==> flow/design.v <==
module complex_adder_subtractor #(
    parameter WIDTH=32
) (
    input [WIDTH-1:0] a,
    input [WIDTH-1:0] b,
    input addNotSub,
    output reg [WIDTH-1:0] result
);
    always @(*) begin
        if (addNotSub) begin
            result[WIDTH-1:WIDTH/2] = a[WIDTH-1:WIDTH/2] + b[WIDTH-1:WIDTH/2];
            result[WIDTH/2-1:0] = a[WIDTH/2-1:0] + b[WIDTH/2-1:0];
        end else begin
            result[WIDTH-1:WIDTH/2] = a[WIDTH-1:WIDTH/2] - b[WIDTH-1:WIDTH/2];
            result[WIDTH/2-1:0] = a[WIDTH/2-1:0] - b[WIDTH/2-1:0];
        end
    end
endmodule
module complex_multiplier #(
    parameter WIDTH=32
) (
    input [WIDTH-1:0] a,
    input [WIDTH-1:0] b,
    output [2*WIDTH-1:0] result
);
    wire signed [WIDTH-1:0] a_real = { {(WIDTH/2+1){a[WIDTH/2-1]}}, a[WIDTH/2-1:0] };
    wire signed [WIDTH-1:0] b_real = { {(WIDTH/2+1){b[WIDTH/2-1]}}, b[WIDTH/2-1:0] };
    wire signed [WIDTH-1:0] a_img = { {(WIDTH/2+1){a[WIDTH-1]}}, a[WIDTH-1:WIDTH/2] };
    wire signed [WIDTH-1:0] b_img = { {(WIDTH/2+1){b[WIDTH-1]}}, b[WIDTH-1:WIDTH/2] };
    wire signed [WIDTH-1:0] result_real = a_real * b_real - a_img * b_img;
    wire signed [WIDTH-1:0] result_img = a_real * b_img + a_img * b_real;
    assign result[WIDTH-1:0] = result_real;
    assign result[2*WIDTH-1:WIDTH] = result_img;
endmodule
module complex_mean_square (
    input wire i_clk,
    input wire i_arst,
    input wire i_en,
    input wire [2:0] i_log2_samples,
    input wire        i_valid,
    input wire [31:0] i_y,
    input wire [31:0] i_y_hat,
    output reg        o_valid,
    output reg [63:0] o_data
);
    wire [31:0] y_diff_w;
    wire [63:0] sq_diff_complex_w;
    wire        sq_diff_valid_w;
    wire [63:0] sum_res_w;
    wire [8:0]  num_samples_w = 1 << i_log2_samples;
    reg [8:0]  sample_rx_cnt_r;
    reg [8:0]  sample_proc_cnt_r;
    reg [1:0]  state_r, next_state_r;
    localparam S_IDLE      = 2'b00;
    localparam S_INIT      = 2'b01;
    localparam S_COMPUTING = 2'b10;
    localparam S_FINALIZE  = 2'b11;
    complex_adder_subtractor #(.WIDTH(32)) y_difference_module (
        .a(i_y),
        .b(i_y_hat),
        .addNotSub(1'b0),
        .result(y_diff_w)
    );
    complex_multiplier cpow_calculator (
        .a(y_diff_w),
        .b(y_diff_w),
        .result(sq_diff_complex_w)
    );
    assign sq_diff_valid_w = i_valid;
    complex_adder_subtractor #(.WIDTH(64)) square_sum (
        .a(o_data),  
        .b(sq_diff_complex_w),
        .addNotSub(1'b1),
        .result(sum_res_w)
    );
    always @(posedge i_clk or posedge i_arst) begin
        if (i_arst)
            state_r <= S_IDLE;
        else
            state_r <= next_state_r;
    end
    always @(*) begin
        next_state_r = state_r;
        case (state_r)
            S_IDLE:      if (i_en) next_state_r = S_INIT;
            S_INIT:      next_state_r = S_COMPUTING;
            S_COMPUTING: if (sample_rx_cnt_r == num_samples_w && sample_proc_cnt_r == num_samples_w)
                             next_state_r = S_FINALIZE;
            S_FINALIZE:  next_state_r = S_IDLE;
            default:     next_state_r = S_IDLE;
        endcase
    end
    always @(posedge i_clk or posedge i_arst) begin
        if (i_arst) begin
            o_valid           <= 1'b0;
            o_data            <= 64'b0;
            sample_rx_cnt_r   <= 9'b0;
            sample_proc_cnt_r <= 9'b0;
        end else begin
            o_valid <= 1'b0;  
            case (state_r)
                S_INIT: begin
                    o_data            <= 64'b0;
                    sample_rx_cnt_r   <= 9'b0;
                    sample_proc_cnt_r <= 9'b0;
                end
                S_COMPUTING: begin
                    sample_rx_cnt_r <= sample_rx_cnt_r;
                    sample_proc_cnt_r <= sample_proc_cnt_r;
                    if (i_valid && sample_rx_cnt_r < num_samples_w) begin
                        sample_rx_cnt_r <= sample_rx_cnt_r + 1;
                    end
                    if (sq_diff_valid_w && !(sample_proc_cnt_r == num_samples_w)) begin
                        sample_proc_cnt_r <= sample_proc_cnt_r + 1;
                        o_data <= sum_res_w;
                    end
                end
                S_FINALIZE: begin
					o_valid        <= 1'b1;  
					o_data[31:0]   <= $signed(o_data[31:0]) >>> i_log2_samples;
					o_data[63:32]  <= $signed(o_data[63:32]) >>> i_log2_samples;
                end
            endcase
        end
    end
endmodule
Hand-over note for complex_mean_square

From RTL to reports: complex_mean_square
Each step is given for the RTL above and for the edited RTL.
"before" refers to lines of the RTL above, "after" to lines of the edited file.
"change" is "after" less "before", of the values as shown; "change_rel_pct" is that difference over "before", in percent.
Operators: Yosys type, input widths -> output width; for muxes data width and select width s.
Library cell names are shortened.
{ "design": {"top_module": "complex_mean_square", "clk_port": "i_clk", "cell_library": "sky130hd", "pvt_corner": "tt_025C_1v80"} }

The edit
Unified diff, file above to edited file.
A script made this edit. It changes what the design does and was not meant as an optimisation.
begin of diff
@@ -68,5 +68,5 @@
     );
     assign sq_diff_valid_w = i_valid;
-    complex_adder_subtractor #(.WIDTH(64)) square_sum (
+    complex_adder_subtractor #(.WIDTH(32)) square_sum (
         .a(o_data),  
         .b(sq_diff_complex_w),
end of diff

Elaborated design
Source: Yosys, flattened and elaborated, memories not mapped. Widths are those after wreduce. Registers that Yosys merges into a memory's read port (data or address) are not register bits. Print and check cells do not count. Equal cells are merged and count once.
{ "word_totals": {"columns": ["item", "before", "after", "change", "change_rel_pct"], "rows": [
  ["ramBits", 0, 0, 0, null],
  ["latchBits", 0, 0, 0, null],
  ["output_inout_bits", 65, 65, 0, 0.00],
  ["in_bits", 71, 71, 0, 0.00],
  ["mem_count", 0, 0, 0, null],
  ["reg_bits", 85, 85, 0, 0.00],
  ["rom_bits", 0, 0, 0, null],
  ["clocked_rd_ports_x_width", 0, 0, 0, null]
]} }
{ "op_classes": {"columns": ["item", "before", "after", "change", "change_rel_pct"], "rows": [
  ["n_mux", 12, 12, 0, 0.00],
  ["multipliers", 3, 2, -1, -33.33],
  ["logic", 0, 0, 0, null],
  ["n_addsub", 8, 7, -1, -12.50],
  ["cmp", 1, 1, 0, 0.00],
  ["n_shift", 3, 3, 0, 0.00],
  ["div_mod_pow", 0, 0, 0, null],
  ["n_reduce_logical", 11, 11, 0, 0.00],
  ["n_eq", 9, 9, 0, 0.00]
]} }
{ "ops": {"columns": ["cell", "before", "after", "change", "change_rel_pct"], "rows": [
  ["$add 32x32->32", 3, 0, -3, -100.00],
  ["$add 16x16->16", 0, 2, 2, null],
  ["$mul 16x16->32", 3, 2, -1, -33.33]
]} }
Operator kinds equal on both sides are left out: 23.

Longest topological paths
Depth = most cells in a row (Yosys ltp): at word level without a register or memory, in the mapped netlist without a sequential cell, where the memories' decode and read muxes count.
{ "logic_depth": {"columns": ["item", "before", "after", "change", "change_rel_pct"], "rows": [
  ["word_depth", 6, 6, 0, 0.00],
  ["ABC_AREA", "0", "0", null, null],
  ["mapped_depth", 47, 53, 6, 12.77],
  ["depth_no_buf", 46, 52, 6, 13.04]
]} }

Netlist
Yosys stat after the flow's synthesis: flattened, memories mapped to cells. It holds for the ABC_AREA given above (unset counts as 0); a run with the other value may have another netlist.
{ "types": {"columns": ["cell", "before", "after", "change", "change_rel_pct"], "rows": [
  ["fa_1", 824, 526, -298, -36.17],
  ["inv_1", 965, 749, -216, -22.38],
  ["nor2_1", 418, 257, -161, -38.52],
  ["nand2_1", 384, 294, -90, -23.44],
  ["ha_1", 317, 234, -83, -26.18],
  ["clkbuf_1", 114, 59, -55, -48.25],
  ["o21ai_0", 124, 87, -37, -29.84],
  ["a21o_1", 52, 22, -30, -57.69],
  ["a21oi_1", 109, 81, -28, -25.69],
  ["nand3_1", 33, 53, 20, 60.61],
  ["or3_1", 22, 5, -17, -77.27],
  ["a221oi_1", 36, 20, -16, -44.44],
  ["nor3_1", 21, 36, 15, 71.43],
  ["mux4_2", 20, 5, -15, -75.00],
  ["xor2_1", 41, 29, -12, -29.27],
  ["o21a_1", 24, 14, -10, -41.67],
  ["nand2b_1", 21, 11, -10, -47.62],
  ["and2_1", 26, 17, -9, -34.62]
]} }
Cell types equal on both sides are left out: 10.
The list need not be complete.
{ "mapped": {"columns": ["item", "before", "after", "change", "change_rel_pct"], "rows": [
  ["seqArea_mm2", 0.0021783, 0.0021533, -0.0000250, -1.15],
  ["mapped_area_mm2", 0.0368704, 0.0262865, -0.0105839, -28.71],
  ["ffs", 87, 86, -1, -1.15],
  ["stdcells", 4072, 2979, -1093, -26.84]
]} }
By module: a second synthesis without flattening, with its own total; a netlist apart from the flattened one above.
{ "hier_totals": {"columns": ["item", "before", "after", "change", "change_rel_pct"], "rows": [
  ["hier_cells", 5899, 5547, -352, -5.97],
  ["hier_area_mm2", 0.0536652, 0.0503746, -0.0032906, -6.13]
]} }
Rows give one instance, submodules left out.
{ "by_module_before": {"columns": ["module", "instances", "cells", "mod_area_mm2", "mod_seq_area_mm2"], "rows": [
  ["complex_multiplier", 1, 4305, 0.0399308, 0],
  ["complex_mean_square", 1, 666, 0.007078, 0.0021783],
  ["complex_adder_subtractor (WIDTH=64)", 1, 658, 0.0046757, 0],
  ["complex_adder_subtractor (WIDTH=32)", 1, 270, 0.0019806, 0]
]} }
{ "by_module_after": {"columns": ["module", "instances", "cells", "mod_area_mm2", "mod_seq_area_mm2"], "rows": [
  ["complex_multiplier", 1, 4319, 0.0400021, 0],
  ["complex_mean_square", 1, 688, 0.0064111, 0.0021533],
  ["complex_adder_subtractor (WIDTH=32)", 2, 270, 0.0019806, 0]
]} }

Path before layout
Source: OpenSTA report_checks on the synthesized netlist (no wires, ideal clock, input and output delay 20% of the period each), path of least setup slack; recovery checks are left aside. Register names are those of the netlist, which keeps one name where synthesis merged equal registers.
{ "synth_path": {"columns": ["item", "before", "after", "change", "change_rel_pct"], "rows": [
  ["path_type", "input -> register", "input -> register", null, null],
  ["startpoint", "input i_y_hat[1]", "input i_y[0]", null, null],
  ["endpoint", "register o_data[62]", "register o_data[31]", null, null],
  ["path_delay_ns", 9.567, 10.376, 0.809, 8.46],
  ["setup_slack_ns", 1.233, 0.424, -0.809, null],
  ["n_path_buf", 2, 0, -2, -100.00],
  ["tclk_ns", 13.5, 13.5, 0.0, 0.00],
  ["t_arrival_ns", 12.201, 12.945, 0.744, 6.10],
  ["t_required_ns", 13.434, 13.369, -0.065, -0.48],
  ["stages", 38, 46, 8, 21.05],
  ["t_first_pin_ns", 2.700, 2.700, 0.000, 0.00],
  ["period_less_setup_slack_ns", 12.267, 13.076, 0.809, 6.59]
]} }
"path_delay_ns" is the arrival time less input delay plus setup time.
"stages": output pins that drive a net of the path, with the launching flip-flop's if there is one; two outputs of one cell count as two.
"period_less_setup_slack_ns" = period - worst setup slack (recovery checks aside). The figure is calculated, with input and output delays left at 20% of the set period.
Between the ends stands the longest chain of elaborated cells between them, by number of cells; it is not shown to be the way that was timed. Of several equally long chains one is given.
A line is the first line of the expression or statement that the cell stems from. Yosys adds cells for indexed reads and writes and turns some case tables into memories.
At most two assigning lines are given for a register; there are more.
{ "synth_between_before": {"path_cell_list": "inv_1 > ha_1 > nor2b_1 > o31a_1 > or4_4 > a2111oi_4 > xor2_1 > inv_1 > clkbuf_1 > buf_1 > nand2_1 > fa_1 > fa_1 > fa_1 > fa_1 > inv_1 > fa_1 > inv_1 > [... 2 more ...] > ha_1 > a211oi_1 > o211ai_1 > a31oi_1 > o21ai_0 > a31oi_1 > xnor2_1 > ha_1 > a21o_1 > a21o_1 > a21o_1 > a21o_1 > a21o_1 > a221oi_1 > o21bai_1 > a2111oi_0 > mux2_2 > nand2_1", "elab_chain_cells": 6} }
{ "synth_lines_before": {"columns": ["item", "line_no", "rtl"], "rows": [
  ["start: declaration", 42, "input wire [31:0] i_y_hat,"],
  ["$sub 16x16->16", 15, "result[WIDTH/2-1:0] = a[WIDTH/2-1:0] - b[WIDTH/2-1:0];"],
  ["$mul 16x16->32", 31, "wire signed [WIDTH-1:0] result_img = a_real * b_img + a_img * b_real;"],
  ["$add 32x32->32", 31, null],
  ["$add 32x32->32", 11, "result[WIDTH-1:WIDTH/2] = a[WIDTH-1:WIDTH/2] + b[WIDTH-1:WIDTH/2];"],
  ["$mux 32", 113, "if (sq_diff_valid_w && !(sample_proc_cnt_r == num_samples_w)) begin"],
  ["$pmux 32 s3", 101, "case (state_r)"],
  ["end: assignment", 115, "o_data <= sum_res_w;"],
  ["end: assignment", 121, "o_data[63:32] <= $signed(o_data[63:32]) >>> i_log2_samples;"],
  ["end: declaration", 44, "output reg [63:0] o_data"]
]} }
{ "synth_between_after": {"path_cell_list": "inv_1 > ha_1 > inv_1 > fa_1 > a21o_1 > a21oi_2 > o21bai_1 > a21oi_1 > o21bai_1 > a211oi_1 > xnor2_1 > clkinv_1 > nor2_1 > inv_1 > fa_1 > fa_1 > inv_1 > fa_1 > [... 10 more ...] > o21a_1 > o21a_1 > a32o_1 > a221oi_1 > o21bai_1 > a21oi_1 > o21bai_1 > a21oi_1 > xnor2_1 > ha_1 > o41ai_1 > o21ai_1 > a31o_2 > a21o_1 > a21oi_1 > a21oi_1 > xor2_1 > o21ai_1", "elab_chain_cells": 6} }
{ "synth_lines_after": {"columns": ["item", "line_no", "rtl"], "rows": [
  ["start: declaration", 41, "input wire [31:0] i_y,"],
  ["$sub 16x16->16", 15, "result[WIDTH/2-1:0] = a[WIDTH/2-1:0] - b[WIDTH/2-1:0];"],
  ["$mul 16x16->32", 30, "wire signed [WIDTH-1:0] result_real = a_real * b_real - a_img * b_img;"],
  ["$sub 32x32->32", 30, null],
  ["$add 16x16->16", 11, "result[WIDTH-1:WIDTH/2] = a[WIDTH-1:WIDTH/2] + b[WIDTH-1:WIDTH/2];"],
  ["$mux 32", 113, "if (sq_diff_valid_w && !(sample_proc_cnt_r == num_samples_w)) begin"],
  ["$pmux 32 s3", 101, "case (state_r)"],
  ["end: assignment", 115, "o_data <= sum_res_w;"],
  ["end: assignment", 120, "o_data[31:0] <= $signed(o_data[31:0]) >>> i_log2_samples;"],
  ["end: declaration", 44, "output reg [63:0] o_data"]
]} }

Worst path after layout
Path of least setup slack in the final report of each run of pair 1 (OpenROAD, finished layout, wires in). Where an end is a register, its clock arrival counts in the times.
{ "layout_path": {"columns": ["item", "before", "after", "change", "change_rel_pct"], "rows": [
  ["path_type", "input -> register", "input -> register", null, null],
  ["startpoint", "input i_y_hat[1]", "input i_y[0]", null, null],
  ["endpoint", "register o_data[30]", "register o_data[30]", null, null],
  ["stages", 37, 51, 14, 37.84],
  ["t_first_pin_ns", 2.62, 2.62, 0.00, 0.00],
  ["t_required_ns", 13.30, 13.39, 0.09, 0.68],
  ["n_path_buf", 3, 4, 1, 33.33],
  ["setup_slack_ns", 0.29, 0.40, 0.11, null],
  ["t_arrival_ns", 13.01, 12.99, -0.02, -0.15],
  ["tclk_ns", 13.1, 13.1, 0.0, 0.00]
]} }
Between the ends stands the longest chain of elaborated cells between them, by number of cells; it is not shown to be the way that was timed. Of several equally long chains one is given.
At most two assigning lines are given for a register; there are more.
{ "layout_between_before": {"path_cell_list": "clkdlybuf4s50_1 > inv_1 > ha_1 > nor2b_1 > o31a_1 > or4_4 > a2111oi_4 > a211oi_1 > o211ai_1 > and3_1 > clkinv_2 > buf_12 > nand2_1 > inv_1 > fa_1 > inv_1 > fa_1 > inv_1 > fa_1 > fa_1 > inv_1 > fa_1 > fa_1 > fa_1 > inv_1 > fa_1 > ha_1 > nand4_1 > a211oi_1 > a21oi_1 > buf_4 > nor2_1 > o31ai_2 > a21oi_1 > a31oi_1 > mux2i_1 > o221ai_1", "elab_chain_cells": 6} }
{ "layout_lines_before": {"columns": ["item", "line_no", "rtl"], "rows": [
  ["start: declaration", 42, "input wire [31:0] i_y_hat,"],
  ["$sub 16x16->16", 15, "result[WIDTH/2-1:0] = a[WIDTH/2-1:0] - b[WIDTH/2-1:0];"],
  ["$mul 16x16->32", 30, "wire signed [WIDTH-1:0] result_real = a_real * b_real - a_img * b_img;"],
  ["$sub 32x32->32", 30, null],
  ["$add 32x32->32", 12, "result[WIDTH/2-1:0] = a[WIDTH/2-1:0] + b[WIDTH/2-1:0];"],
  ["$mux 32", 113, "if (sq_diff_valid_w && !(sample_proc_cnt_r == num_samples_w)) begin"],
  ["$pmux 32 s3", 101, "case (state_r)"],
  ["end: assignment", 115, "o_data <= sum_res_w;"],
  ["end: assignment", 120, "o_data[31:0] <= $signed(o_data[31:0]) >>> i_log2_samples;"],
  ["end: declaration", 44, "output reg [63:0] o_data"]
]} }
{ "layout_between_after": {"path_cell_list": "dlymetal6s2s_1 > inv_1 > ha_2 > inv_2 > fa_2 > a21o_1 > a21oi_2 > o21bai_1 > a21oi_2 > o21bai_2 > a2111oi_2 > o21bai_1 > buf_4 > xnor2_4 > inv_2 > and2_4 > inv_1 > fa_1 > [... 15 more ...] > a32o_2 > a221oi_2 > buf_4 > o21bai_1 > a21oi_2 > xnor2_1 > ha_1 > buf_4 > o21ai_2 > a21boi_2 > o21ai_2 > a21o_1 > a21boi_2 > o31ai_2 > a21oi_2 > a21oi_2 > or4b_4 > nand3_2", "elab_chain_cells": 6} }
{ "layout_lines_after": {"columns": ["item", "line_no", "rtl"], "rows": [
  ["start: declaration", 41, "input wire [31:0] i_y,"],
  ["$sub 16x16->16", 15, "result[WIDTH/2-1:0] = a[WIDTH/2-1:0] - b[WIDTH/2-1:0];"],
  ["$mul 16x16->32", 30, "wire signed [WIDTH-1:0] result_real = a_real * b_real - a_img * b_img;"],
  ["$sub 32x32->32", 30, null],
  ["$add 16x16->16", 11, "result[WIDTH-1:WIDTH/2] = a[WIDTH-1:WIDTH/2] + b[WIDTH-1:WIDTH/2];"],
  ["$mux 32", 113, "if (sq_diff_valid_w && !(sample_proc_cnt_r == num_samples_w)) begin"],
  ["$pmux 32 s3", 101, "case (state_r)"],
  ["end: assignment", 115, "o_data <= sum_res_w;"],
  ["end: assignment", 120, "o_data[31:0] <= $signed(o_data[31:0]) >>> i_log2_samples;"],
  ["end: declaration", 44, "output reg [63:0] o_data"]
]} }

Layout results
Runs of the flow (Yosys, OpenROAD) on both versions; the two runs of a pair have the same settings. The constraints put input and output delay at 20% of the set period each and load the outputs with 0.01 pF.
{ "settings_pair_1": {"CORE_UTILIZATION": 40, "period_ns": 13.1, "CAP_MARGIN": 20, "CORE_MARGIN": 2, "SLEW_MARGIN": 20} }
{ "measured_pair_1": {"columns": ["item", "before", "after", "change", "change_rel_pct"], "rows": [
  ["post_synth_area_mm2", 0.0368704, 0.0262865, -0.0105839, -28.71],
  ["cell_area_final_mm2", 0.040709, 0.0306707, -0.0100383, -24.66],
  ["tns_setup_ns", 0.000, 0.000, 0.000, null],
  ["design_die_area_mm2", 0.0946208, 0.0677821, -0.0268387, -28.36],
  ["worstSetupSlack_ns", 0.290, 0.403, 0.113, null],
  ["clock_period_reached_ns", 12.810, 12.697, -0.113, -0.88],
  ["final_hold_ws_ns", 0.474, 0.518, 0.044, null]
]} }
{ "settings_pair_2": {"ABC_AREA": 1, "CELL_PAD_IN_SITES_DETAIL_PLACEMENT": 2, "CORE_UTILIZATION": 16, "GPL_ROUTABILITY_DRIVEN": 0, "MAX_ROUTING_LAYER": "met5", "PLACE_DENSITY": 0.59, "SETUP_SLACK_MARGIN": 0.6, "period_ns": 14.7, "CAP_MARGIN": 20, "CORE_MARGIN": 2, "SLEW_MARGIN": 20} }
{ "measured_pair_2": {"columns": ["item", "before", "after", "change", "change_rel_pct"], "rows": [
  ["post_synth_area_mm2", 0.0380703, 0.026598, -0.0114723, -30.13],
  ["cell_area_final_mm2", 0.0435468, 0.0315565, -0.0119903, -27.53],
  ["tns_setup_ns", 0.000, 0.000, 0.000, null],
  ["design_die_area_mm2", 0.241857, 0.169513, -0.072344, -29.91],
  ["worstSetupSlack_ns", 1.151, 0.951, -0.200, null],
  ["clock_period_reached_ns", 13.549, 13.749, 0.200, 1.48],
  ["final_hold_ws_ns", 0.506, 0.497, -0.009, null]
]} }
"clock_period_reached_ns": clock period set for the run, less the worst setup slack. It is reckoned from that one timing run; input and output delays stay at 20% of the period that was set.

End of note.
